==> flow/design.v <==
module TCAM_TOP (
        input                   CLK
       ,input                   RESET
       ,input                   SEARCH
       ,input                   SETTING
       ,input   [DATA_BITS-1:0] KEY
       ,input   [IDWID-1:0]     SETTING_ID
       ,input   [MASKWID-1:0]   SETTING_MASKID
       ,input   [IDWID-1:0]     SETTING_PRIORITY
       ,output  [IDWID-1:0]     RULEID
       ,output                  SETTING_COMPLETE
       ,output                  SEARCH_COMPLETE
       ,output                  MISMATCH
       ,input                     DDR3_AVL_INIT
       ,input   [SDRAM_DATA-1:0]  DDR3_AVL_READDATA
       ,input                     DDR3_AVL_WAITREQUEST
       ,input                     DDR3_AVL_READDATAVALID
       ,output                    DDR3_AVL_READ
       ,output                    DDR3_AVL_WRITE
       ,output  [SDRAM_ADDR-1:0]  DDR3_AVL_ADDRESS
       ,output  [SDRAM_DATA-1:0]  DDR3_AVL_WRITEDATA
       ,output                    DDR3_AVL_BURSTCOUNT
       ,output                    DDR3_AVL_INITCOMPLETE
	);
    parameter   DATA_BITS = 128;  
    parameter   FRAGMENTS = 8;	 
    parameter   FRAG_BITS = 3;	 
    parameter   IDWID     = 16;   
    parameter   MASKWID   = 18;
    parameter   SDRAM_ADDR = 19;
    parameter   SDRAM_DATA = 256;
    localparam  FRAG_WID  = (DATA_BITS/FRAGMENTS);
    localparam  ADDR_WID  = FRAG_BITS+FRAG_WID;
    localparam  PRIOWID   = IDWID;
    localparam  KWID      = DATA_BITS;
    localparam  SEGWID    = 2+IDWID+MASKWID+KWID+PRIOWID;  
    wire [ DATA_BITS-1:0 ] in_key      = KEY;
    wire [     IDWID-1:0 ] in_id       = SETTING_ID;
    wire [   MASKWID-1:0 ] in_maskid   = SETTING_MASKID;
    wire [   PRIOWID-1:0 ] in_priority = SETTING_PRIORITY;
    wire                 w_read;
    wire                 w_write;
    wire  [ADDR_WID-1:0] w_address;
    wire  [  SEGWID-1:0] w_readdata;
    wire  [  SEGWID-1:0] w_writedata;
    wire                 w_waitrequest;
    wire                 w_readdatavalid;
    TCAM_CONTROLLER
    #( 
        .DATA_BITS            ( DATA_BITS ), 
        .FRAGMENTS            ( FRAGMENTS ), 
        .FRAG_BITS            ( FRAG_BITS ), 
        .IDWID                ( IDWID     ),
        .MASKWID              ( MASKWID   )
    )    
    TCAM_TOP_INST    
    (
        .CLK                  ( CLK              ),
        .RESET                ( RESET            ),
        .SEARCH               ( SEARCH           ),   
        .SETTING              ( SETTING          ),   
        .KEY                  ( in_key           ),   
        .SETTING_ID           ( in_id            ),   
        .SETTING_MASKID       ( in_maskid        ),   
        .SETTING_PRIORITY     ( in_priority      ),   
        .RULEID               ( RULEID           ),   
        .SETTING_COMPLETE     ( SETTING_COMPLETE ),   
        .SEARCH_COMPLETE      ( SEARCH_COMPLETE  ),   
        .MISMATCH             ( MISMATCH         ),   
        .SDRAM_READ           ( w_read           ),
        .SDRAM_WRITE          ( w_write          ),
        .SDRAM_ADDRESS        ( w_address        ),
        .SDRAM_READDATA       ( w_readdata       ),
        .SDRAM_WRITEDATA      ( w_writedata      ),
        .SDRAM_WAITREQUEST    ( w_waitrequest    ),
        .SDRAM_READDATAVALID  ( w_readdatavalid  )
    );
    SDRAM_CONTROLLER  
    #(
        .ADDR_WID                   ( SDRAM_ADDR ),
        .DATA_WID                   ( SDRAM_DATA )
    )	
    SDRAM_CONTROLLER_INST 
    (
        .CLK                        ( CLK                    ),
        .RESET                      ( RESET                  ),
        .AVM_M0_WAITREQUEST         ( DDR3_AVL_WAITREQUEST   ),
        .AVM_M0_READDATA            ( DDR3_AVL_READDATA      ),
        .AVM_M0_READDATAVALID       ( DDR3_AVL_READDATAVALID ),
        .AVM_M0_READ                ( DDR3_AVL_READ          ),
        .AVM_M0_WRITE               ( DDR3_AVL_WRITE         ),
        .AVM_M0_WRITEDATA           ( DDR3_AVL_WRITEDATA     ),
        .AVM_M0_ADDRESS             ( DDR3_AVL_ADDRESS       ),	
        .AVM_M0_BURSTCOUNT          ( DDR3_AVL_BURSTCOUNT    ),
        .AVM_S0_INIT                ( DDR3_AVL_INIT          ),   
        .AVM_S0_READ                ( w_read                 ),   
        .AVM_S0_WRITE               ( w_write                ),   
        .AVM_S0_ADDRESS             ( w_address              ),   
        .AVM_S0_WRITEDATA           ( w_writedata            ),   
        .AVM_S0_READDATA            ( w_readdata             ),   
        .AVM_S0_WAITREQUEST         ( w_waitrequest          ),   
        .AVM_S0_READDATAVALID       ( w_readdatavalid        ),   
        .AVM_S0_INITCOMPLETE        ( DDR3_AVL_INITCOMPLETE  )    
    );
endmodule
module TCAM_CONTROLLER  (
        input                       CLK
       ,input                       RESET
       ,input                       SEARCH
       ,input                       SETTING
       ,input     [    KWID-1:0 ]   KEY
       ,input     [   IDWID-1:0 ]   SETTING_ID
       ,input     [ MASKWID-1:0 ]   SETTING_MASKID
       ,input     [ PRIOWID-1:0 ]   SETTING_PRIORITY
       ,output    [   IDWID-1:0 ]   RULEID
       ,output                      SETTING_COMPLETE
       ,output                      SEARCH_COMPLETE
       ,output                      MISMATCH
       ,input     [   SEGWID-1:0 ]  SDRAM_READDATA
       ,input                       SDRAM_WAITREQUEST
       ,input                       SDRAM_READDATAVALID
       ,output                      SDRAM_READ
       ,output                      SDRAM_WRITE
       ,output    [ ADDR_WID-1:0 ]  SDRAM_ADDRESS
       ,output    [   SEGWID-1:0 ]  SDRAM_WRITEDATA
	);
    parameter   DATA_BITS = 10;  
    parameter   FRAGMENTS = 5;	 
    parameter   FRAG_BITS = 3;	 
    parameter   IDWID     = 2;   
    parameter   MASKWID   = 5;
    localparam  FRAG_WID  = (DATA_BITS/FRAGMENTS);
    localparam  ADDR_WID  = FRAG_BITS+FRAG_WID;
    localparam  PRIOWID   = IDWID;
    localparam  KWID      = DATA_BITS;
    localparam  SEGWID    = 2+IDWID+MASKWID+KWID+PRIOWID;  
    reg                  search_en_sync1;
    reg                  setting_en_sync1;
    reg  [   KWID-1:0]	 key_sync1;
    reg  [  IDWID-1:0]	 setting_id_sync1;
    reg  [MASKWID-1:0]   setting_maskid_sync1;
    reg  [PRIOWID-1:0]   setting_priority_sync1;
    always @(posedge CLK or posedge RESET)
    begin 
        if (RESET) begin 
            key_sync1              <= 0;
            search_en_sync1        <= 0;
            setting_en_sync1       <= 0;
            setting_id_sync1       <= 0;
            setting_maskid_sync1   <= 0;
            setting_priority_sync1 <= 0;
        end 
        else begin
            key_sync1		       <= KEY;
            search_en_sync1        <= SEARCH;
            setting_en_sync1       <= SETTING;
            setting_id_sync1       <= SETTING_ID;
            setting_maskid_sync1   <= SETTING_MASKID;
            setting_priority_sync1 <= SETTING_PRIORITY;
        end
    end
    wire                    w_cntl_searchcomplete;	
    wire                    w_cntl_searchdatavalid;
    wire    [SEGWID-1:0] 	w_confirm_segment;
    wire                    w_compare_complete;
    segment_engine  
    #( 
        .DATA_BITS                  ( DATA_BITS ), 
        .FRAGMENTS                  ( FRAGMENTS ), 
        .FRAG_BITS                  ( FRAG_BITS ), 
        .IDWID                      ( IDWID     ),
        .MASKWID                    ( MASKWID   )
    ) 
    SEGMENTATION_INST   
    (
        .clk                        ( CLK                    ),
        .reset                      ( RESET                  ), 
        .i_search                   ( search_en_sync1        ),
        .i_setting                  ( setting_en_sync1       ),
        .i_key                      ( key_sync1              ),
        .i_setting_id               ( setting_id_sync1       ),
        .i_setting_maskid           ( setting_maskid_sync1   ),
        .i_setting_priority         ( setting_priority_sync1 ),
        .o_search_complete          ( w_cntl_searchcomplete  ),
        .o_setting_complete			( SETTING_COMPLETE       ),
        .o_cntl_m0_searchdatavalid  ( w_cntl_searchdatavalid ),
        .i_sdram_readdata           ( SDRAM_READDATA         ),
        .i_sdram_waitrequest        ( SDRAM_WAITREQUEST      ),
        .i_sdram_readdatavalid		( SDRAM_READDATAVALID    ),
        .o_sdram_read               ( SDRAM_READ             ),
        .o_sdram_write              ( SDRAM_WRITE            ),
        .o_sdram_address            ( SDRAM_ADDRESS          ),
        .o_sdram_writedata          ( SDRAM_WRITEDATA        )
    );
    wire [  IDWID-1:0] w_mask_confirm_id;
    wire [MASKWID-1:0] w_mask_confirm_maskid;
    wire [PRIOWID-1:0] w_mask_confirm_priority;
    wire [   KWID-1:0] w_mask_confirm_key;
    wire               w_mask_confirm_id_update;
    wire               w_mask_complete;
    mask_engine 
    #( 
        .DATA_BITS                  ( DATA_BITS ), 
        .FRAGMENTS                  ( FRAGMENTS ), 
        .FRAG_BITS                  ( FRAG_BITS ), 
        .IDWID                      ( IDWID     ),
        .MASKWID                    ( MASKWID   )
    )
    MASK_ENGINE_INST   
    (
        .clk                        ( CLK                      ),
        .reset                      ( RESET                    ),
        .i_sdram_readdata           ( SDRAM_READDATA           ),
        .o_id                       ( w_mask_confirm_id        ),
        .o_maskid                   ( w_mask_confirm_maskid    ),
        .o_confirm_key              ( w_mask_confirm_key       ),
        .o_priority                 ( w_mask_confirm_priority  ),
        .i_cntl_s0_searchdatavalid  ( w_cntl_searchdatavalid   ),
        .i_segment_complete         ( w_cntl_searchcomplete    ),
        .o_id_update                ( w_mask_confirm_id_update ),
        .o_mask_complete            ( w_mask_complete          )
    );
    wire [KWID-1:0] w_pp_key6;
    ffxkclkx #(6,KWID) pp_search_key (CLK,RESET,key_sync1,w_pp_key6);
    wire [  IDWID-1:0]  w_confirm_prio_ruleid;
    wire [PRIOWID-1:0]  w_confirm_prio_priority;
    wire                w_confirm_complete;
    wire                w_confirm_prio_valid;
    confirm_engine 
    #( 
        .DATA_BITS                  ( DATA_BITS ), 
        .FRAGMENTS                  ( FRAGMENTS ), 
        .FRAG_BITS                  ( FRAG_BITS ), 
        .IDWID                      ( IDWID     ),
        .MASKWID                    ( MASKWID   )
    )
    CONFIRM_ENGINE_INST   
    (
        .clk                        ( CLK                      ),
        .reset                      ( RESET                    ),
        .i_key                      ( w_pp_key6                ),
        .i_id                       ( w_mask_confirm_id        ),
        .i_maskid                   ( w_mask_confirm_maskid    ),
        .i_priority                 ( w_mask_confirm_priority  ),
        .i_confirm_key              ( w_mask_confirm_key       ),
        .o_confirm_ruleid           ( w_confirm_prio_ruleid    ),
        .o_confirm_priority         ( w_confirm_prio_priority  ),
        .i_id_update                ( w_mask_confirm_id_update ),     
        .i_mask_complete            ( w_mask_complete          ),
        .o_confirm_complete         ( w_confirm_complete       ), 
        .o_confirm_valid            ( w_confirm_prio_valid     )
    );
    priority_engine 
    #( 
        .DATA_BITS                  ( DATA_BITS ), 
        .FRAGMENTS                  ( FRAGMENTS ), 
        .FRAG_BITS                  ( FRAG_BITS ), 
        .IDWID                      ( IDWID     ),
        .MASKWID                    ( MASKWID   )
    )
    PRIORITY_ENGINE_INST    
    (   
        .clk                        ( CLK                     ),
        .reset                      ( RESET                   ),
        .i_confirm_ruleid           ( w_confirm_prio_ruleid   ),
        .i_confirm_priority         ( w_confirm_prio_priority ),
        .o_final_id                 ( RULEID                  ), 
        .o_mismatch                 ( MISMATCH                ),
        .i_confirm_valid            ( w_confirm_prio_valid    ),
        .i_confirm_complete         ( w_confirm_complete      ),
        .o_priority_complete        ( SEARCH_COMPLETE         )
    );
endmodule
module SDRAM_CONTROLLER (
        input 		                CLK
       ,input 		                RESET
       ,input                       AVM_M0_WAITREQUEST
       ,input       [DATA_WID-1:0]	AVM_M0_READDATA
       ,input                       AVM_M0_READDATAVALID
       ,output                      AVM_M0_READ
       ,output                      AVM_M0_WRITE
       ,output reg  [DATA_WID-1:0]	AVM_M0_WRITEDATA
       ,output reg  [ADDR_WID-1:0]	AVM_M0_ADDRESS
       ,output      [        10:0]  AVM_M0_BURSTCOUNT
       ,input                       AVM_S0_INIT
       ,input                       AVM_S0_READ
       ,input                       AVM_S0_WRITE
       ,input       [ADDR_WID-1:0]  AVM_S0_ADDRESS
       ,input       [DATA_WID-1:0]  AVM_S0_WRITEDATA
       ,output reg  [DATA_WID-1:0]  AVM_S0_READDATA
       ,output                      AVM_S0_INITCOMPLETE
       ,output                      AVM_S0_WAITREQUEST
       ,output                      AVM_S0_READDATAVALID
	);
    parameter ADDR_WID = 27;
    parameter DATA_WID = 32;
    localparam IDLE  = 2'd0;
    localparam INIT  = 2'd1;
    localparam READ  = 2'd2;
    localparam WRITE = 2'd3;
    reg [ADDR_WID-1:0] 	avs_address_sync1;
    reg [DATA_WID-1:0] 	avs_writedata_sync1;
    reg 				avs_init_sync1;
    reg 				avs_read_sync1;
    reg 				avs_write_sync1;
    always @(posedge CLK or posedge RESET)
    begin 
        if (RESET) begin 
            avs_init_sync1  	<= 0;
            avs_read_sync1  	<= 0;
            avs_write_sync1 	<= 0;
            avs_address_sync1 	<= 0;
            avs_writedata_sync1 <= 0;
        end 
        else begin 
            avs_init_sync1  	<= AVM_S0_INIT;
            avs_read_sync1  	<= AVM_S0_READ;
            avs_write_sync1 	<= AVM_S0_WRITE;
            avs_address_sync1 	<= AVM_S0_ADDRESS;
            avs_writedata_sync1 <= AVM_S0_WRITEDATA;
        end
    end
    wire [ADDR_WID-1:0] max_address;
    assign max_address = {ADDR_WID{1'b1}};
    wire max_avm_address;
    assign max_avm_address = (AVM_M0_ADDRESS == max_address) ? 1'b1 : 1'b0;
    reg [3:0] wr_burst_count;
    reg drv_status_waitrequest;
    reg drv_status_init_complete;
    reg drv_status_readdatavalid;
    reg [1:0] current_state;
    always @(posedge CLK or posedge RESET) 	 
    begin 
        if (RESET) begin
            current_state <= IDLE;
            drv_status_init_complete <= 0;
        end
        else begin
            case (current_state)
                IDLE : begin
                    drv_status_waitrequest   <= 1'b0;
                    drv_status_readdatavalid <= 1'b1;
                    if (avs_init_sync1 == 1) begin
                        AVM_M0_ADDRESS   <= 0;
                        AVM_M0_WRITEDATA <= 0;
                        wr_burst_count 	 <= 0;
                        current_state 	 <= INIT;	 
                        drv_status_init_complete <= 0;
                    end
                    else if (avs_read_sync1 == 1) begin 
                        AVM_M0_ADDRESS <= avs_address_sync1;
                        drv_status_readdatavalid <= 1'b0;
                        current_state  <= READ;	 
                    end 
                    else if (avs_write_sync1 == 1) begin
                        AVM_M0_ADDRESS   <= avs_address_sync1;
                        AVM_M0_WRITEDATA <= avs_writedata_sync1;
                        current_state    <= WRITE;  
                    end
                    else begin
                        AVM_M0_ADDRESS   <= AVM_M0_ADDRESS;
                        AVM_M0_WRITEDATA <= AVM_M0_WRITEDATA;
                        current_state <= IDLE; 	 
                    end
                end
                INIT : begin
                    drv_status_waitrequest <= 1'b1;
                    if (!AVM_M0_WAITREQUEST & !max_avm_address) begin 
                        if (wr_burst_count == 0) begin 
                            AVM_M0_ADDRESS <= AVM_M0_ADDRESS + 1;
                            wr_burst_count <= 0;
                        end
                        else begin 
                            wr_burst_count <= wr_burst_count + 1;
                        end
                    end
                    else if (!AVM_M0_WAITREQUEST & max_avm_address) begin 
                        if (wr_burst_count == 0) begin 
                            drv_status_init_complete <= 1;
                            current_state <= IDLE;	 
                        end
                        else begin 
                            wr_burst_count <= wr_burst_count + 1;
                        end
                    end
                    else begin 
                        wr_burst_count <= wr_burst_count + 1;
                    end 
                end
                READ : begin
                    drv_status_waitrequest <= 1'b1;
                    if (!AVM_M0_WAITREQUEST & !AVM_M0_READDATAVALID) begin
                        current_state <= READ;	 
                    end
                    else if (!AVM_M0_WAITREQUEST & AVM_M0_READDATAVALID) begin
                        drv_status_readdatavalid <= 1'b1;
                        current_state <= IDLE; 
                    end
                    else begin
                        current_state <= READ;  
                    end
                end
                WRITE : begin
                    drv_status_waitrequest <= 1'b1;
                    if (!AVM_M0_WAITREQUEST)	current_state <= IDLE;
                    else 						current_state <= WRITE;  
                end 
                default : begin 
                    current_state <= current_state;
                end 
            endcase
        end
    end 
    assign AVM_M0_BURSTCOUNT = 1;
    assign AVM_M0_WRITE = ((current_state==WRITE || current_state==INIT) && RESET==0) ? 1'b1 : 1'b0;
    assign AVM_M0_READ  = (current_state==READ && RESET==0) ? 1'b1 : 1'b0;
    assign AVM_S0_WAITREQUEST   = drv_status_waitrequest;
    assign AVM_S0_INITCOMPLETE  = drv_status_init_complete;
    assign AVM_S0_READDATAVALID = drv_status_readdatavalid;
    always @(posedge CLK or posedge RESET) 
    begin 
        if 		(RESET)					AVM_S0_READDATA <= 0;
        else if (AVM_M0_READDATAVALID)	AVM_S0_READDATA <= AVM_M0_READDATA;
        else 							AVM_S0_READDATA <= AVM_S0_READDATA;
    end 
endmodule
module segment_engine (
        input 					clk
       ,input 					reset
       ,input                   i_search
       ,input                   i_setting
       ,input   [   KWID-1:0]   i_key
       ,input   [MASKWID-1:0]   i_setting_maskid
       ,input   [PRIOWID-1:0]   i_setting_priority
       ,input   [  IDWID-1:0]   i_setting_id
       ,output                  o_search_complete
       ,output                  o_setting_complete
       ,output                  o_cntl_m0_searchdatavalid
       ,input   [ SEGWID-1:0]   i_sdram_readdata
       ,input                   i_sdram_waitrequest
       ,input                   i_sdram_readdatavalid
       ,output                  o_sdram_read
       ,output                  o_sdram_write
       ,output  [ADDR_WID-1:0]  o_sdram_address
       ,output  [  SEGWID-1:0]  o_sdram_writedata
	);
    parameter   DATA_BITS = 10;  
    parameter   FRAGMENTS = 5;	 
    parameter   FRAG_BITS = 3;	 
    parameter   IDWID     = 2;   
    parameter   MASKWID   = 5;
    localparam  FRAG_WID  = (DATA_BITS/FRAGMENTS);
    localparam  ADDR_WID  = FRAG_BITS+FRAG_WID;
    localparam  PRIOWID   = IDWID;
    localparam  KWID      = DATA_BITS;
    localparam  SEGWID    = 2+IDWID+MASKWID+KWID+PRIOWID;  
	reg 				search_en_sync1;
	reg 				setting_en_sync1;
	reg   [   KWID-1:0]	key_sync1;
	reg   [  IDWID-1:0]	setting_id_sync1;
	reg	  [MASKWID-1:0]	setting_maskid_sync1;
    reg   [PRIOWID-1:0] setting_priority_sync1;
	always @(posedge clk or posedge reset)
	begin 
		if (reset) begin 
			key_sync1 		  	   <= 0;
			search_en_sync1   	   <= 0;
			setting_en_sync1  	   <= 0;
			setting_id_sync1  	   <= 0;
			setting_maskid_sync1   <= 0;
            setting_priority_sync1 <= 0;
		end 
		else begin
			key_sync1		       <= i_key;
			search_en_sync1        <= i_search;
			setting_en_sync1       <= i_setting;
			setting_id_sync1       <= i_setting_id;
			setting_maskid_sync1   <= i_setting_maskid;
            setting_priority_sync1 <= i_setting_priority;
		end
	end 
    wire					w_cntl_load;
    wire 					w_cntl_modify;
    wire					w_cntl_shift;
    wire 					w_cntl_search;
    wire 					w_cntl_modify_done;
    wire   [ADDR_WID-1:0]	w_fragment_key;
    fragmentation  
    #( 
        .DATA_BITS                 ( DATA_BITS          ), 
        .FRAGMENTS                 ( FRAGMENTS          ), 
        .FRAG_BITS                 ( FRAG_BITS          ), 
        .IDWID                     ( IDWID              ),
        .MASKWID                   ( MASKWID            )
    )
    FRAGMENT_INST  
    (
        .clk	                   ( clk                ),
        .reset                     ( reset              ),
        .i_key                     ( key_sync1          ),
        .o_fragment_key            ( w_fragment_key     ),
        .i_load				       ( w_cntl_load        ),
        .i_shift                   ( w_cntl_shift       )
    );
    segment_controller 
    #( 
        .FRAGMENTS                 ( FRAGMENTS                 )  
    )	
    SEGMENT_CONTROLLER_INST   
    (
        .clk                       ( clk                       ),
        .reset                     ( reset                     ), 
        .i_search_enable           ( search_en_sync1           ),
        .i_setting_enable          ( setting_en_sync1          ),
        .o_sdram_read              ( o_sdram_read              ),
        .o_sdram_write             ( o_sdram_write             ),
        .i_sdram_waitrequest       ( i_sdram_waitrequest       ),
        .i_sdram_readdatavalid     ( i_sdram_readdatavalid     ),
        .o_cntl_m0_load            ( w_cntl_load               ),
        .o_cntl_m0_modify          ( w_cntl_modify             ),
        .o_cntl_m0_shift           ( w_cntl_shift              ),
        .i_cntl_m0_modify_done     ( w_cntl_modify_done        ),
        .o_cntl_m0_searchdatavalid ( o_cntl_m0_searchdatavalid ),
        .o_search_complete         ( o_search_complete         ),
        .o_setting_complete        ( o_setting_complete        )
    );
    segment_datapath  
    #( 
        .DATA_BITS                 ( DATA_BITS              ), 
        .FRAGMENTS                 ( FRAGMENTS              ), 
        .FRAG_BITS                 ( FRAG_BITS              ), 
        .IDWID                     ( IDWID                  ),
        .MASKWID                   ( MASKWID                )
    )	
    SEGMENT_DATAPATH_INST  
    (
        .clk					   ( clk                    ),
        .reset					   ( reset                  ), 
        .i_setting_id		       ( setting_id_sync1       ),
        .i_setting_key		       ( key_sync1              ),
        .i_setting_maskid		   ( setting_maskid_sync1   ),
        .i_setting_priority        ( setting_priority_sync1 ),
        .i_fragment_key            ( w_fragment_key         ),
        .i_sdram_readdata          ( i_sdram_readdata       ),		
        .o_sdram_writedata		   ( o_sdram_writedata      ),
        .o_sdram_segment_address   ( o_sdram_address        ), 
        .i_cntl_s0_modify          ( w_cntl_modify          ),
        .o_cntl_s0_modify_done     ( w_cntl_modify_done     )
    );
endmodule
module segment_controller (
        input 		 clk
       ,input 		 reset
       ,input 		 i_search_enable
       ,input		 i_setting_enable
       ,input 		 i_sdram_waitrequest
       ,input 		 i_sdram_readdatavalid
       ,output 	reg	 o_sdram_read
       ,output 	reg	 o_sdram_write
       ,input 		 i_cntl_m0_modify_done
       ,output  	 o_cntl_m0_load
       ,output 	reg  o_cntl_m0_modify
       ,output	reg  o_cntl_m0_shift
       ,output  reg  o_cntl_m0_searchdatavalid
       ,output       o_search_complete
       ,output       o_setting_complete
	);
    parameter  FRAGMENTS = 5;	 
    localparam IDLE        = 4'b0000;  
    localparam SHIFT       = 4'b0001;  
    localparam STABLE_RD_1 = 4'b0010;  
    localparam STABLE_RD_2 = 4'b0011;  
    localparam READ        = 4'b0100;  
    localparam MODIFY      = 4'b0101;  
    localparam STABLE_WR   = 4'b0110;  
    localparam WRITE       = 4'b0111;  
    localparam COUNT       = 4'b1000;  
	reg search_mode;
	reg setting_mode;
	reg [3:0] loop_count;  
	reg [3:0] current_state; 
	always @(posedge clk or posedge reset)
	begin 
		if (reset) begin
			loop_count    <= FRAGMENTS;
			search_mode   <= 0;
			setting_mode  <= 0;
			current_state <= IDLE;
			o_sdram_read     <= 0;
			o_sdram_write    <= 0;
			o_cntl_m0_shift  <= 0;
			o_cntl_m0_modify <= 0;
			o_cntl_m0_searchdatavalid <= 0;
		end
		else begin 
			case (current_state) 
				IDLE : begin
					o_sdram_read     <= 0;
					o_sdram_write    <= 0;
					o_cntl_m0_shift  <= 0;
					o_cntl_m0_modify <= 0;
					o_cntl_m0_searchdatavalid <= 0;
					search_mode <= 0;
					setting_mode <= 0;
					loop_count <= FRAGMENTS;
					if (i_setting_enable) begin
						setting_mode  <= 1'b1;   
						current_state <= SHIFT;	 
					end 
					else if (i_search_enable) begin 
						search_mode    <= 1'b1;   
						current_state  <= SHIFT;  
					end 
					else begin 
						current_state <= IDLE;	 
					end 
				end 
				SHIFT : begin 
					o_cntl_m0_shift <= 1'b1;
					current_state <= STABLE_RD_1;  
				end 
				STABLE_RD_1 : begin
					o_cntl_m0_shift <= 1'b0;
					current_state <= STABLE_RD_2;
				end
				STABLE_RD_2 : begin
					current_state <= READ;
				end
				READ : begin
					o_sdram_read    <= 1'b1;  
					if (i_sdram_waitrequest & !i_sdram_readdatavalid) begin 
						o_sdram_read    <= 1'b0;  
						current_state <= READ;  
					end
					else if (i_sdram_waitrequest & i_sdram_readdatavalid & setting_mode) begin
						o_sdram_read    <= 1'b0;  
						current_state <= MODIFY;  
					end
					else if (i_sdram_waitrequest & i_sdram_readdatavalid & search_mode) begin
						o_sdram_read    <= 1'b0;  
						o_cntl_m0_searchdatavalid <= 1'b1;  
						current_state <= COUNT;  
					end 
					else begin 
						current_state <= READ;  
					end 
				end 
				MODIFY : begin
					o_cntl_m0_modify <= 1'b1;  
					if (i_cntl_m0_modify_done == 1) begin 
						o_cntl_m0_modify <= 1'b0;
						current_state  <= STABLE_WR;  
					end 
					else begin
						current_state <= MODIFY;  
					end 
				end 
				STABLE_WR : begin
					o_cntl_m0_modify <= 1'b0;
					current_state <= WRITE;
				end 
				WRITE : begin
					o_sdram_write    <= 1'b1;
					if 	  (i_sdram_waitrequest) 	current_state <= COUNT;	 
					else 						current_state <= WRITE;
				end 
				COUNT : begin
					o_sdram_read  <= 1'b0;
					o_sdram_write <= 1'b0;
					o_cntl_m0_searchdatavalid <= 1'b0;
					if (loop_count > 1) begin 
						loop_count <= loop_count - 1;
						current_state <= SHIFT;  
					end 
					else begin 
						current_state <= IDLE;  
					end 
				end
				default : begin
					current_state <= current_state;
				end	 
			endcase 
		end 
	end
	assign o_cntl_m0_load 	  = (current_state==IDLE & reset==0) ? 1'b1 : 1'b0;
	assign o_search_complete  = (search_mode==0 	 & reset==0) ? 1'b1 : 1'b0;
	assign o_setting_complete = (setting_mode==0 	 & reset==0) ? 1'b1 : 1'b0;
endmodule 
module segment_datapath (
        input                   clk
       ,input                   reset
       ,input   [  IDWID-1:0]   i_setting_id
       ,input   [   KWID-1:0]   i_setting_key
       ,input   [MASKWID-1:0]   i_setting_maskid
       ,input   [PRIOWID-1:0]   i_setting_priority
       ,input   [ SEGWID-1:0]   i_sdram_readdata    
       ,output  [ SEGWID-1:0]   o_sdram_writedata   
       ,input   [ADDR_WID-1:0]	i_fragment_key
       ,output  [ADDR_WID-1:0]	o_sdram_segment_address  
       ,input                   i_cntl_s0_modify
       ,output                  o_cntl_s0_modify_done
    );
    parameter	DATA_BITS = 10;  
    parameter 	FRAGMENTS = 5;	 
    parameter 	FRAG_BITS = 3;	 
    parameter	IDWID     = 2;   
    parameter   MASKWID   = 5;
    localparam 	FRAG_WID  = (DATA_BITS/FRAGMENTS);
    localparam 	ADDR_WID  = FRAG_BITS+FRAG_WID;
    localparam  PRIOWID   = IDWID;
    localparam 	KWID	  = DATA_BITS;
    localparam 	SEGWID	  = 2+IDWID+MASKWID+KWID+PRIOWID;  
    reg [SEGWID-1:0] sdram_readdata;
    always @(posedge clk or posedge reset)
    begin 
        if (reset) begin 
            sdram_readdata <= 0;
        end
        else begin 
            sdram_readdata <= i_sdram_readdata;
        end 
    end 
    addresspath_orientator 
    #( 
        .DATA_BITS                ( DATA_BITS          ), 
        .FRAGMENTS                ( FRAGMENTS          ), 
        .FRAG_BITS                ( FRAG_BITS          )
    )  
    ADDRESS_ORIENTATOR_INST   
    (
        .clk                      (clk),
        .reset                    (reset), 
        .i_fragment_key           (i_fragment_key),
        .o_sdram_segment_address  (o_sdram_segment_address)  
    );
    status_generator 
    #( 
        .DATA_BITS             ( DATA_BITS            ), 
        .FRAGMENTS             ( FRAGMENTS            ), 
        .FRAG_BITS             ( FRAG_BITS            ), 
        .IDWID                 ( IDWID                ),
        .MASKWID               ( MASKWID              )
    )
    STATUS_GENERATOR_INST   
    (
        .clk                   ( clk                   ),
        .reset                 ( reset                 ), 
        .i_modify              ( i_cntl_s0_modify      ),
        .i_setting_id          ( i_setting_id          ),
        .i_setting_key         ( i_setting_key         ),
        .i_setting_maskid      ( i_setting_maskid      ),  
        .i_setting_priority    ( i_setting_priority    ),
        .i_sdram_readdata      ( sdram_readdata        ),
        .o_sdram_writedata     ( o_sdram_writedata     ),  
        .o_modify_complete     ( o_cntl_s0_modify_done )
    );
endmodule
module addresspath_orientator (
        input						clk,
        input 						reset, 
        input		[ADDR_WID-1:0]	i_fragment_key,
        output 	reg [ADDR_WID-1:0]	o_sdram_segment_address  
	);
    parameter	DATA_BITS = 10;  
    parameter 	FRAGMENTS = 5;	 
    parameter 	FRAG_BITS = 3;	 
    localparam 	FRAG_WID  = (DATA_BITS/FRAGMENTS);
    localparam 	ADDR_WID  = FRAG_BITS+FRAG_WID;
	always @(posedge clk or posedge reset)
	begin 
		if   (reset)	o_sdram_segment_address <= 0;
		else 			o_sdram_segment_address <= i_fragment_key;
	end
endmodule
module status_generator (
        input			            clk
       ,input 			            reset 
       ,input 						i_modify
       ,input       [    KWID-1:0 ] i_setting_key
       ,input  		[   IDWID-1:0 ]	i_setting_id
       ,input 		[ MASKWID-1:0 ]	i_setting_maskid
       ,input       [ PRIOWID-1:0 ] i_setting_priority
       ,input		[  SEGWID-1:0 ]	i_sdram_readdata
       ,output 	reg	[  SEGWID-1:0 ]	o_sdram_writedata
       ,output 	 					o_modify_complete
	);
    parameter   DATA_BITS = 10;  
    parameter   FRAGMENTS = 5;	 
    parameter   FRAG_BITS = 3;	 
    parameter   IDWID     = 2;   
    parameter   MASKWID   = 5;
    localparam  FRAG_WID  = (DATA_BITS/FRAGMENTS);
    localparam  ADDR_WID  = FRAG_BITS+FRAG_WID;
    localparam  PRIOWID   = IDWID;
    localparam  KWID      = DATA_BITS;
    localparam  SEGWID    = 2+IDWID+MASKWID+KWID+PRIOWID;  
    localparam IDLE     = 0;
    localparam MODIFY   = 1;
    localparam COMPLETE = 2;
    wire cell_empty;
    assign cell_empty = ~i_sdram_readdata[SEGWID-2];
    reg [		1:0] current_state;
    reg [SEGWID-1:0] writedata_mod;
    reg				 reg_modify_complete;
    always @(posedge clk or posedge reset) 
    begin 
        if (reset) begin
            writedata_mod <= 0;
            current_state <= IDLE;
            reg_modify_complete	<= 0;
        end
        else begin 
            case (current_state)
                IDLE : begin
                    reg_modify_complete <= 1'b0;
                    if   (i_modify)	current_state <= MODIFY;  
                    else            current_state <= IDLE;  
                end 
                MODIFY : begin
                    reg_modify_complete <= 1'b0;
                    if (cell_empty) begin 
                        writedata_mod <= {2'b01, i_setting_id, i_setting_maskid, i_setting_key, i_setting_priority};
                        reg_modify_complete <= 1'b1;
                        current_state <= COMPLETE;	 
                    end
                    else begin 
                        writedata_mod <= {2'b11, i_sdram_readdata[SEGWID-3:0]};
                        reg_modify_complete <= 1'b1;
                        current_state <= COMPLETE;	 
                    end 
                end 
                COMPLETE : begin 
                    reg_modify_complete <= 1'b1;
                    current_state <= IDLE;  
                end 
                default : begin 
                    writedata_mod <= writedata_mod;
                end 
            endcase 
        end 
    end
    always @(posedge clk or posedge reset)
    begin 
        if (reset) begin 
            o_sdram_writedata <= 0;
        end 
        else if (reg_modify_complete) begin 
            o_sdram_writedata <= writedata_mod;
        end
        else begin 
            o_sdram_writedata <= o_sdram_writedata;
        end 
    end 
    assign o_modify_complete = reg_modify_complete;
endmodule
module fragmentation (
        input                       clk
       ,input                       reset
       ,input       [    KWID-1:0]  i_key
       ,output reg  [ADDR_WID-1:0]  o_fragment_key
       ,input                       i_load
       ,input                       i_shift
	);
    parameter   DATA_BITS = 10;  
    parameter   FRAGMENTS = 5;	 
    parameter   FRAG_BITS = 3;	 
    parameter   IDWID     = 2;   
    parameter   MASKWID   = 5;
    localparam  FRAG_WID  = (DATA_BITS/FRAGMENTS);
    localparam  ADDR_WID  = FRAG_BITS+FRAG_WID;
    localparam  PRIOWID   = IDWID;
    localparam  KWID      = DATA_BITS;
    localparam  SEGWID    = 2+IDWID+MASKWID+KWID+PRIOWID;  
    wire [FRAG_WID-1:0] zeros;
    assign zeros = {FRAG_WID{1'b0}};
    reg [     KWID-1:0] shift_register;
    reg [FRAG_BITS-1:0] prefix_address;
    always @(posedge clk or posedge reset)
    begin 
        if (reset) begin
            o_fragment_key <= 0;		
            shift_register <= 0;
            prefix_address <= 0;
        end 
        else if (i_load) begin 
            shift_register <= i_key;
            prefix_address <= 0;
        end
        else if (i_shift) begin
            prefix_address <= prefix_address + 1;
            o_fragment_key <= {prefix_address, shift_register[FRAG_WID-1:0]};
            shift_register <= {zeros, shift_register[KWID-1:FRAG_WID]};
        end 
        else begin
            prefix_address <= prefix_address;
            shift_register <= shift_register; 
        end
    end 
endmodule
module mask_engine (
        input                         clk
       ,input                         reset
       ,input       [  SEGWID-1:0 ]   i_sdram_readdata    
       ,output      [   IDWID-1:0 ]   o_id
       ,output      [ MASKWID-1:0 ]   o_maskid
       ,output      [    KWID-1:0 ]   o_confirm_key
       ,output      [ PRIOWID-1:0 ]   o_priority
       ,input                         i_cntl_s0_searchdatavalid
       ,input                         i_segment_complete
       ,output                        o_id_update
       ,output                        o_mask_complete
    );
    parameter	DATA_BITS = 10;  
    parameter 	FRAGMENTS = 5;	 
    parameter 	FRAG_BITS = 3;	 
    parameter	IDWID     = 2;   
    parameter   MASKWID   = 5;
    localparam  PRIOWID   = IDWID;
    localparam 	KWID	  = DATA_BITS;
    localparam 	SEGWID	  = 2+IDWID+MASKWID+KWID+PRIOWID;  
    reg               r_id_valid;
    reg [  IDWID-1:0] r_id;
    reg [MASKWID-1:0] r_maskid;
    reg [   KWID-1:0] r_confirm_key;
    reg [PRIOWID-1:0] r_priority;
    always @(posedge clk or posedge reset)
    begin 
        if (reset) begin 
            r_id_valid    <= 'h0;
            r_id          <= 'h0;
            r_maskid      <= 'h0;
            r_priority    <= 'h0;
            r_confirm_key <= 'h0;
        end
        else if (i_cntl_s0_searchdatavalid) begin
            r_id_valid    <= (~i_sdram_readdata[SEGWID-1] & i_sdram_readdata[SEGWID-2]);  
            r_id          <= i_sdram_readdata[       SEGWID-3:KWID+MASKWID+PRIOWID ];
            r_maskid      <= i_sdram_readdata[ KWID+MASKWID+PRIOWID-1:KWID+PRIOWID ];
            r_confirm_key <= i_sdram_readdata[ KWID+PRIOWID-1:PRIOWID ];
            r_priority    <= i_sdram_readdata[      PRIOWID-1:0            ];
        end 
    end
    reg r_searchdatavalid_sync1;
    always @(posedge clk or posedge reset)
    begin 
        if (reset)  r_searchdatavalid_sync1 <= 0;
        else        r_searchdatavalid_sync1 <= i_cntl_s0_searchdatavalid;
    end 
    wire p_searchdatavalid; 
    assign p_searchdatavalid = (i_cntl_s0_searchdatavalid & ~r_searchdatavalid_sync1);
    reg r_segment_complete_sync1;
    always @(posedge clk or posedge reset)
    begin 
        if   (reset) r_segment_complete_sync1 <= 0;
        else         r_segment_complete_sync1 <= i_segment_complete;
    end 
    wire p_segment_complete;
    assign p_segment_complete = (i_segment_complete & ~r_segment_complete_sync1);
    wire p_segment_processing;
    assign p_segment_processing = (~i_segment_complete & r_segment_complete_sync1);
    reg [        1:0] ro_id_valid;
    reg [  IDWID-1:0] ro_id;
    reg [MASKWID-1:0] ro_maskid;
    reg [   KWID-1:0] ro_confirm_key;
    reg [PRIOWID-1:0] ro_priority;
    always @(posedge clk or posedge reset)
    begin 
        if (reset) begin 
            ro_id          <= 'h0;
            ro_maskid      <= 'h0;
            ro_priority    <= 'h0;
            ro_confirm_key <= 'h0;
        end
        else if (p_segment_complete) begin 
            ro_id          <= 'h0;
            ro_maskid      <= 'h0;
            ro_priority    <= 'h0;
            ro_confirm_key <= 'h0;
        end
        else if (r_id_valid) begin 
            ro_id          <= r_id;
            ro_maskid      <= r_maskid;
            ro_priority    <= r_priority;
            ro_confirm_key <= r_confirm_key;
        end  
        else begin 
            ro_id          <= ro_id;
            ro_maskid      <= ro_maskid;
            ro_priority    <= ro_priority;
            ro_confirm_key <= ro_confirm_key;
        end 
    end
    assign o_id          = ro_id;            
    assign o_maskid      = ro_maskid;     
    assign o_priority    = ro_priority;   
    assign o_confirm_key = ro_confirm_key;
    wire w_new_id;
    assign w_new_id = ~p_segment_complete & p_searchdatavalid & r_id_valid;
    reg ro_id_update;
    always @(posedge clk or posedge reset)
    begin 
        if      ( reset        )  ro_id_update <= 1'b0;
        else if ( w_new_id     )  ro_id_update <= 1'b1;
        else if ( ro_id_update )  ro_id_update <= 1'b0;
        else                      ro_id_update <= ro_id_update;
    end 
    assign o_id_update = ro_id_update;
    reg ro_mask_complete;
    always @(posedge clk or posedge reset)
    begin 
        if      ( reset                )  ro_mask_complete <= 1'b0;
        else if ( p_segment_complete   )  ro_mask_complete <= 1'b1;
        else if ( p_segment_processing )  ro_mask_complete <= 1'b0;
        else                              ro_mask_complete <= ro_mask_complete;
    end
    assign o_mask_complete = ro_mask_complete;
endmodule
module confirm_engine (
        input                       clk
       ,input                       reset
       ,input   [     KWID-1:0 ]    i_key
       ,input   [    IDWID-1:0 ]    i_id
       ,input   [  MASKWID-1:0 ]    i_maskid
       ,input   [  PRIOWID-1:0 ]    i_priority
       ,input   [     KWID-1:0 ]    i_confirm_key
       ,output  [    IDWID-1:0 ] 	o_confirm_ruleid
       ,output  [  PRIOWID-1:0 ]    o_confirm_priority
       ,input                       i_id_update       
       ,input                       i_mask_complete
       ,output                      o_confirm_complete
       ,output                      o_confirm_valid
	);
    parameter   DATA_BITS = 10;  
    parameter   FRAGMENTS = 5;	 
    parameter   FRAG_BITS = 3;	 
    parameter   IDWID     = 2;   
    parameter   MASKWID   = 5;
    localparam  FRAG_WID  = (DATA_BITS/FRAGMENTS);
    localparam  PRIOWID   = IDWID;
    localparam  KWID      = DATA_BITS;
    localparam  SEGWID    = 2+IDWID+MASKWID+KWID+PRIOWID;  
    localparam  CNFM_WID  = (DATA_BITS/MASKWID);
    reg r_mask_complete_sync1;
    always @(posedge clk or posedge reset)
    begin 
        if   (reset) r_mask_complete_sync1 <= 0;
        else         r_mask_complete_sync1 <= i_mask_complete;
    end 
    wire p_mask_complete;
    assign p_mask_complete = (i_mask_complete & ~r_mask_complete_sync1);
    wire p_mask_processing;
    assign p_mask_processing = (~i_mask_complete & r_mask_complete_sync1);
    reg [   KWID-1:0] r_key;
    reg [  IDWID-1:0] r_id;
    reg [MASKWID-1:0] r_maskid;
    reg [   KWID-1:0] r_confirm_key;
    reg [PRIOWID-1:0] r_priority; 
    always @(posedge clk or posedge reset)
    begin 
        if (reset) begin 
            r_key         <= 'h0;
            r_id          <= 'h0;
            r_maskid      <= 'h0;
            r_priority    <= 'h0;
            r_confirm_key <= 'h0;
        end 
        else if (p_mask_complete) begin 
            r_key         <= i_key;
            r_id          <= 'h0;
            r_maskid      <= 'h0;
            r_priority    <= 'h0;
            r_confirm_key <= 'h0;
        end 
        else if (i_id_update) begin 
            r_key         <= i_key;
            r_id          <= i_id;
            r_maskid      <= i_maskid;
            r_priority    <= i_priority;
            r_confirm_key <= i_confirm_key;
        end 
        else begin 
            r_key         <= r_key;
            r_id          <= r_id;
            r_maskid      <= r_maskid;
            r_priority    <= r_priority;
            r_confirm_key <= r_confirm_key;
        end 
    end 
    reg [MASKWID-1:0] r_id_match_vector;
    generate 
        genvar mask_idx;
    for (mask_idx = 0; mask_idx < MASKWID; mask_idx=mask_idx+1)
        begin: mask_bit
            always @(posedge clk or posedge reset)
            begin 
                if (reset) begin
                    r_id_match_vector[mask_idx] <= 0;
                end 
                else begin 
                    r_id_match_vector[mask_idx] <= (r_maskid[mask_idx]) ? 1'b1 : (r_confirm_key[(CNFM_WID+(CNFM_WID*mask_idx)-1):(CNFM_WID*mask_idx)] == r_key[(CNFM_WID+(CNFM_WID*mask_idx)-1):(CNFM_WID*mask_idx)]);
                end
            end
        end
    endgenerate
    wire w_id_match;
    assign w_id_match = &r_id_match_vector;
    reg [  IDWID-1:0] ro_confirm_ruleid;
    reg [PRIOWID-1:0] ro_confirm_priority;
    reg               ro_confirm_valid;
    always @(posedge clk or posedge reset)
    begin 
        if      ( reset      )  ro_confirm_ruleid <= 'h0;
        else if ( w_id_match )  ro_confirm_ruleid <= r_id;   
        else                    ro_confirm_ruleid <= ro_confirm_ruleid;
    end
    always @(posedge clk or posedge reset)
    begin 
        if      ( reset      )  ro_confirm_priority <= 'h0;
        else if ( w_id_match )  ro_confirm_priority <= r_priority; 
        else                    ro_confirm_priority <= ro_confirm_priority;
    end 
    always @(posedge clk or posedge reset) 
    begin 
        if      ( reset            )  ro_confirm_valid <= 1'b0;
        else if ( w_id_match       )  ro_confirm_valid <= 1'b1;
        else if ( ro_confirm_valid )  ro_confirm_valid <= 1'b0;
        else                          ro_confirm_valid <= ro_confirm_valid;
    end 
    assign o_confirm_ruleid   = ro_confirm_ruleid;
    assign o_confirm_priority = ro_confirm_priority;
    assign o_confirm_valid    = ro_confirm_valid;
    reg ro_confirm_complete; 
    always @(posedge clk or posedge reset)
    begin 
        if      ( reset             ) ro_confirm_complete <= 1'b0;
        else if ( p_mask_complete   ) ro_confirm_complete <= 1'b1;
        else if ( p_mask_processing ) ro_confirm_complete <= 1'b0;
        else                          ro_confirm_complete <= ro_confirm_complete;
    end 
    assign o_confirm_complete = ro_confirm_complete;
endmodule
module priority_engine (
        input                   clk
       ,input                   reset
       ,input  [   IDWID-1:0 ]  i_confirm_ruleid
       ,input  [ PRIOWID-1:0 ]  i_confirm_priority
       ,output [   IDWID-1:0 ]  o_final_id
       ,output                  o_mismatch
       ,input                   i_confirm_valid
       ,input                   i_confirm_complete
       ,output                  o_priority_complete
    );
    parameter	DATA_BITS = 10;  
    parameter 	FRAGMENTS = 5;	 
    parameter 	FRAG_BITS = 3;	 
    parameter	IDWID     = 2;   
    parameter   MASKWID   = 5;
    localparam  PRIOWID   = IDWID;
    localparam  KWID      = DATA_BITS;
    localparam  SEGWID    = 2+IDWID+MASKWID+KWID+PRIOWID;  
    reg r_confirm_complete_sync1;
    always @(posedge clk or posedge reset)
    begin 
        if   (reset) r_confirm_complete_sync1 <= 0;
        else         r_confirm_complete_sync1 <= i_confirm_complete;
    end 
    wire p_confirm_complete;
    assign p_confirm_complete = (i_confirm_complete & ~r_confirm_complete_sync1);
    wire p_confirm_processing; 
    assign p_confirm_processing = (~i_confirm_complete & r_confirm_complete_sync1);
    reg [  IDWID-1:0] r_confirm_ruleid;
    reg [PRIOWID-1:0] r_confirm_priority;
    always @(posedge clk or posedge reset)
    begin 
        if (reset) begin 
            r_confirm_ruleid   <= 'h0;
            r_confirm_priority <= 'h0;
        end 
        else if (i_confirm_complete) begin 
            r_confirm_ruleid   <= 'h0;
            r_confirm_priority <= 'h0;
        end
        else if (i_confirm_valid) begin 
            r_confirm_ruleid   <= i_confirm_ruleid;
            r_confirm_priority <= i_confirm_priority;
        end  
        else begin 
            r_confirm_ruleid   <= r_confirm_ruleid;  
            r_confirm_priority <= r_confirm_priority;
        end 
    end 
    wire w_id_select; 
    assign w_id_select = (r_confirm_priority > r_stored_priority) ? 1'b1 : 1'b0;
    reg [  IDWID-1:0] r_stored_id; 
    reg [PRIOWID-1:0] r_stored_priority;
    always @(posedge clk or posedge reset)
    begin 
        if (reset) begin 
            r_stored_id       <= 'h0;
            r_stored_priority <= 'h0;
        end 
        else if (p_confirm_complete) begin 
            r_stored_id       <= 'h0;
            r_stored_priority <= 'h0;
        end
        else if (w_id_select) begin 
            r_stored_id       <= r_confirm_ruleid;
            r_stored_priority <= r_confirm_priority;
        end
        else begin 
            r_stored_id       <= r_stored_id;
            r_stored_priority <= r_stored_priority;      
        end 
    end 
    wire w_id_match;
    assign w_id_match = ( i_confirm_valid & ~i_confirm_complete );
    reg ro_mismatch;
    always @(posedge clk or posedge reset)
    begin 
        if      ( reset              ) ro_mismatch <= 1'b1;  
        else if ( p_confirm_complete ) ro_mismatch <= 1'b1;
        else if ( w_id_match         ) ro_mismatch <= 1'b0;
        else                           ro_mismatch <= ro_mismatch;
    end
    assign o_mismatch = ro_mismatch;
    reg ro_priority_complete;
    always @(posedge clk or posedge reset)
    begin 
        if      ( reset                )  ro_priority_complete <= 1'b0;
        else if ( p_confirm_complete   )  ro_priority_complete <= 1'b1;
        else if ( p_confirm_processing )  ro_priority_complete <= 1'b0;
        else                              ro_priority_complete <= 1'b0;
    end
    assign o_priority_complete = ro_priority_complete;
    reg [IDWID-1:0] ro_final_id;
    always @(posedge clk or posedge reset)
    begin 
        if   ( reset )  ro_final_id <= 'h0;
        else            ro_final_id <= r_stored_id;    
    end 
    assign o_final_id = ro_final_id;
endmodule
module ffxkclk
    (
     clk,
     rst,
     idat,
     odat
     );
parameter           K = 3;     
input               clk,
                    rst;
input               idat;
output              odat;
wire                odat;
reg [K-1:0]         shift_dat;
wire [K:0]          shift_in;
assign              shift_in = {shift_dat,idat};
always @ (posedge clk)
    begin
    shift_dat <= shift_in[K-1:0];
    end
assign odat = shift_dat[K-1];
endmodule 
module ffxkclkx
    (
     clk,
     rst,
     idat,
     odat
     );
parameter           K = 3;   
parameter           W = 10;  
input               clk;
input               rst;
input [W-1:0]       idat;
output [W-1:0]      odat;
wire [W-1:0]        odat;
generate
    genvar bit_idx;
for (bit_idx=0;bit_idx<W;bit_idx=bit_idx+1'b1)
    begin: i_bit
    ffxkclk #(K)    flxodat (clk,rst,idat[bit_idx],odat[bit_idx]);
    end
endgenerate
endmodule 
* Reports on TCAM_TOP
The steps from the RTL of TCAM_TOP to its reports follow in flow order. Lines are those of the file above, counted from 1. Cell names lack the library's common part. Not given: n/a
Set-up: top TCAM_TOP, clock CLK, standard-cell library sky130hd, timing corner tt_025C_1v80

* After elaboration
Counts by Yosys on the flattened word-level netlist (proc, flatten, opt, wreduce; memories kept). Register bits leave out memories and registers merged into their read ports (data or address). Print and check cells are left out.
Bit counts: input port bits 441, cells after elaboration 479, flip-flop bits (word level) 3303, output and inout port bits 298
Cells by class: mux-type cells 129, $add $sub $neg 4, order comparisons 2, bitwise gates (word level) 34, reduce/logical cells 46, equality and inequality tests 46
Operators by type and width (count):
- two-way mux 126 bit | 6
- two-way mux 256 bit | 2
- two-way mux 16 bit | 16
- two-way mux 128 bit | 2
- two-way mux 180 bit | 1
- equality test 7 bit | 18
- two-way mux 19 bit | 5
- two-way mux 18 bit | 4
- two-way mux 1 bit | 55
- two-way mux 4 bit | 11
- parallel mux 19 bit (select 2 bit) | 1
- parallel mux 4 bit (select 9 bit) | 1
- nonzero test 2 bit | 17
- bitwise AND 1 bit | 21
- AND reduction 4 bit | 5
- two-way mux 2 bit | 10
- adder 19 x 1 -> 19 bit with constant B | 1
- equality test 19 bit with constant B | 1
- AND reduction 18 bit | 1
- parallel mux 1 bit (select 2 bit) | 9
- > comparator 16 bit | 1
- inequality test 2 x 1 -> 1 bit with constant B | 8
- equality test 4 x 3 -> 1 bit with constant B | 4
- parallel mux 4 bit (select 2 bit) | 2
- NOT 1 bit | 13
- AND reduction 5 bit | 2
- nonzero test 9 bit | 1
- inequality test 2 bit with constant B | 4
Not listed: further kinds 24, cells in them 39.

* Longest topological paths
Longest topological path by Yosys (ltp), each cell counted once; first at word level (registers and memories cut), then after technology mapping (sequential cells cut; the memories' decode and read muxes count).
Depth: depth after elaboration 8, ABC_AREA 0, gate-level depth with buffers 9, depth with buffers taken out 7

* Netlist
Source: synth_stat.txt of the flow (Yosys; design flattened, memories mapped). It holds for the ABC_AREA given above (unset counts as 0); a run with the other value may have another netlist.
Synthesis totals: mapped area 0.1039622 mm², flip-flops 3235, cell count 6811, area of sequential cells 0.0782013 mm²
Cell types:
- dfrtp_1 | count 2269, total area 5.68E+04 µm²
- dfxtp_1 | count 756, total area 1.51E+04 µm²
- mux2i_1 | count 709, total area 7.1E+03 µm²
- mux2_2 | count 625, total area 7038 µm²
- edfxtp_1 | count 205, total area 6.16E+03 µm²
- nor2_1 | count 593, total area 2.23E+03 µm²
- nand2_1 | count 318, total area 1.19E+03 µm²
- nor2b_1 | count 185, total area 1157.36 µm²
- a21oi_1 | count 191, total area 955.917 µm²
- clkbuf_1 | count 201, total area 754.474 µm²
- xor2_1 | count 81, total area 709.43 µm²
- mux2_1 | count 59, total area 664.387 µm²
- xnor2_1 | count 67, total area 586.813 µm²
- buf_4 | count 78, total area 585.562 µm²
- buf_2 | count 97, total area 485.466 µm²
- o21ai_0 | count 87, total area 435.418 µm²
- o21ai_1 | count 72, total area 360.346 µm²
- ha_1 | count 24, total area 300.288 µm²
Other cell types: 33; their cells: 194. By module: a second synthesis without flattening, with its own total; a netlist apart from the flattened one above.
Second synthesis, totals: cells (unflattened synthesis) 7126, area total of the unflattened synthesis 0.1129784 mm²
Rows give one instance, submodules left out.
Modules:
- SDRAM_CONTROLLER | times used 1, area 0.0276378 mm², cells 1549
- ffxkclk (K=6) | times used 128, area 0.0001201 mm², cells 6
- status_generator | times used 1, area 0.0150619 mm², cells 1167
- confirm_engine | times used 1, area 0.0150432 mm², cells 1097
- mask_engine | times used 1, area 0.0143675 mm², cells 963
- fragmentation | times used 1, area 0.0067027 mm², cells 609
- TCAM_CONTROLLER | times used 1, area 0.0045081 mm², cells 181
- segment_datapath | times used 1, area 0.0045081 mm², cells 181
- segment_engine | times used 1, area 0.0045081 mm², cells 181
- priority_engine | times used 1, area 0.0039263 mm², cells 333
- segment_controller (FRAGMENTS=8) | times used 1, area 0.0008571 mm², cells 76
- addresspath_orientator | times used 1, area 0.0004792 mm², cells 20
- TCAM_TOP | times used 1, area 0.0000038 mm², cells 1
- ffxkclkx | times used 1, area 0 mm², cells 0

* Worst setup path after synthesis
Path of least setup slack by OpenSTA after synthesis, without wires, with an ideal clock, recovery checks aside; 20% of the period is set as input and as output delay. Where synthesis merged equal registers, the netlist keeps one of their names.
Path post-synthesis: path type input -> register, start point input RESET, end point register SDRAM_CONTROLLER_INST.drv_status_waitrequest, data arrival time 48.927 ns, setup slack -41.673 ns, clock period 10.0 ns, path buffers 1, path delay 49.673 ns, stages 2, synthesis period reached 51.673 ns
"path delay" is the arrival time less input delay plus setup time. "stages": output pins that drive a net of the path, with the launching flip-flop's if there is one; two outputs of one cell count as two. "synthesis period reached" = period - worst setup slack (recovery checks aside). The figure is calculated, with input and output delays left at 20% of the set period. At most two assigning lines are given for a register; there are more.
Between the ends, post-synthesis: cells stage by stage buf_2 inv_1, cells in the longest elaborated chain 0, elaborated cells on any way between the ends 0, RTL lines with such cells 0
RTL lines, path post-synthesis:
- start: declaration | line 3 | ,input                   RESET
- end: assignment | line 341 | drv_status_waitrequest   <= 1'b0;
- end: assignment | line 367 | drv_status_waitrequest <= 1'b1;
- end: declaration | line 328 | reg drv_status_waitrequest;

* Timing after layout
From the final timing report of stored run 2: the path of least setup slack in the routed layout; clock arrival at registers is part of the times.
Path after layout: path type register -> output, start point register SDRAM_CONTROLLER_INST.current_state, end point output DDR3_AVL_WRITE, path buffers 2, data arrival time 2.65 ns, clock period 4.66 ns, stages 5, setup slack 1.08 ns, external output delay 0.93 ns
An end named without its bit number is one bit of that signal or, where synthesis recoded a state register, one of its new flip-flops. Between the ends stands the longest chain of elaborated cells between them, by number of cells; it is not shown to be the way that was timed. Of several equally long chains one is given. A line is the first line of the expression or statement that the cell stems from. Yosys adds cells for indexed reads and writes and turns some case tables into memories. At most two assigning lines are given for a register; there are more.
Between the ends, after layout: cells stage by stage dfrtp_1 clkbuf_1 nor2_1 nor2_1 clkdlybuf4s50_1, cells in the longest elaborated chain 4, elaborated cells on any way between the ends 5
RTL lines, path after layout:
- start: declaration | line 331 | reg [1:0] current_state;
- start: assignment | line 335 | current_state <= IDLE;
- start: assignment | line 409 | current_state <= current_state;
- equality test 2 bit | line 415 | assign AVM_M0_WRITE = ((current_state==WRITE || current_state==INIT) && RESET==0) ? 1'b1 : 1'b0;
- logical OR 1 bit | line 415
- logical AND 1 bit | line 415
- two-way mux 1 bit | line 415
- end: declaration | line 19 | ,output                    DDR3_AVL_WRITE

Hand-over note for TCAM_TOP

Top module TCAM_TOP; platform sky130hd; tools Yosys and OpenROAD; 6 stored runs in no particular order. Input and output delays are each 20% of the period that was set; the output load is 0.01 pF.
"achieved clock period" means the clock period less the worst setup slack. The figure is calculated, with input and output delays left at 20% of the set period.
"critical path time" is the time allowed to the run's worst setup path (the clock period less input and output delay, where it has them) less its slack. Clock arrival times count: a late capture clock shortens it, a late launch clock lengthens it.
By "power consumption" is meant OpenSTA's value without simulated activity: inputs other than the clock are taken to toggle once in ten clock periods, and the tool carries that through the logic.

* Stored run 1 | settings: ABC_AREA 1; CELL_PAD_IN_SITES_DETAIL_PLACEMENT 2; CORE_MARGIN 10; CORE_UTILIZATION 65; CTS_CLUSTER_DIAMETER 307; CTS_CLUSTER_SIZE 48; GPL_ROUTABILITY_DRIVEN 1; MAX_ROUTING_LAYER met5; PLACE_DENSITY_LB_ADDON 0.24; SETUP_SLACK_MARGIN 0.1; period_ns 4.66; CAP_MARGIN 20; SLEW_MARGIN 20 | stopped before the end: placement reported DPL-0033
* Stored run 2 | settings: ABC_AREA 0; CELL_PAD_IN_SITES_DETAIL_PLACEMENT 2; CELL_PAD_IN_SITES_GLOBAL_PLACEMENT 2; CORE_ASPECT_RATIO 0.71; CORE_MARGIN 10; CORE_UTILIZATION 49; CTS_CLUSTER_DIAMETER 307; CTS_CLUSTER_SIZE 48; GPL_ROUTABILITY_DRIVEN 0; GPL_TIMING_DRIVEN 0; MAX_ROUTING_LAYER met5; MIN_ROUTING_LAYER met2; PLACE_DENSITY 0.49; SETUP_SLACK_MARGIN 0.1; SLEW_MARGIN 30; period_ns 4.66; CAP_MARGIN 20 | results: mapped cell area after synthesis 0.1039622 mm²; die footprint 0.231261 mm²; standard-cell area of the final layout 0.118759 mm²; final design utilization 56.3%; setup slack of the worst path 1.082 ns; final setup TNS 0.000 ns; post-route worst hold slack 0.300 ns; power consumption 45073 uW; achieved clock period 3.578 ns; critical path time 2.65 ns; type of the worst setup path register -> output
* Stored run 3 | settings: CAP_MARGIN 30; CELL_PAD_IN_SITES_DETAIL_PLACEMENT 1; CELL_PAD_IN_SITES_GLOBAL_PLACEMENT 0; CORE_UTILIZATION 60; CTS_CLUSTER_SIZE 98; PLACE_DENSITY_LB_ADDON 0.07; period_ns 9.67; CORE_MARGIN 2; SLEW_MARGIN 20 | results: mapped cell area after synthesis 0.1039622 mm²; die footprint 0.176614 mm²; standard-cell area of the final layout 0.122507 mm²; final design utilization 71.3%; setup slack of the worst path 4.146 ns; final setup TNS 0.000 ns; post-route worst hold slack 0.297 ns; power consumption 28395 uW; achieved clock period 5.524 ns; critical path time 1.66 ns; type of the worst setup path input -> output
* Stored run 4 | settings: CORE_UTILIZATION 40; period_ns 9.09; CAP_MARGIN 20; CORE_MARGIN 2; SLEW_MARGIN 20 | results: mapped cell area after synthesis 0.1039622 mm²; die footprint 0.264001 mm²; standard-cell area of the final layout 0.124392 mm²; final design utilization 48.0%; setup slack of the worst path 3.858 ns; final setup TNS 0.000 ns; post-route worst hold slack 0.249 ns; power consumption 30327 uW; achieved clock period 5.232 ns; critical path time 1.60 ns; type of the worst setup path input -> output
* Stored run 5 | settings: ABC_AREA 0; CORE_ASPECT_RATIO 0.6; CORE_MARGIN 9; CORE_UTILIZATION 40; CTS_CLUSTER_DIAMETER 88; CTS_CLUSTER_SIZE 99; MAX_ROUTING_LAYER met5; MIN_ROUTING_LAYER met1; SLEW_MARGIN 10; period_ns 10.0; CAP_MARGIN 20 | results: mapped cell area after synthesis 0.1039622 mm²; die footprint 0.279183 mm²; standard-cell area of the final layout 0.116609 mm²; final design utilization 45.3%; setup slack of the worst path 4.533 ns; final setup TNS 0.000 ns; post-route worst hold slack 0.238 ns; power consumption 21134 uW; achieved clock period 5.467 ns; critical path time 1.47 ns; type of the worst setup path input -> output
* Stored run 6 | settings: ABC_AREA 1; CORE_MARGIN 10; CORE_UTILIZATION 65; GPL_ROUTABILITY_DRIVEN 1; MAX_ROUTING_LAYER met4; SETUP_SLACK_MARGIN 0.1; period_ns 3.49; CAP_MARGIN 20; SLEW_MARGIN 20 | results: mapped cell area after synthesis 0.1028712 mm²; die footprint 0.174578 mm²; standard-cell area of the final layout 0.121325 mm²; final design utilization 77.4%; setup slack of the worst path 0.464 ns; final setup TNS 0.000 ns; post-route worst hold slack 0.227 ns; power consumption 77861 uW; achieved clock period 3.026 ns; critical path time 2.33 ns; type of the worst setup path register -> output

End of note.
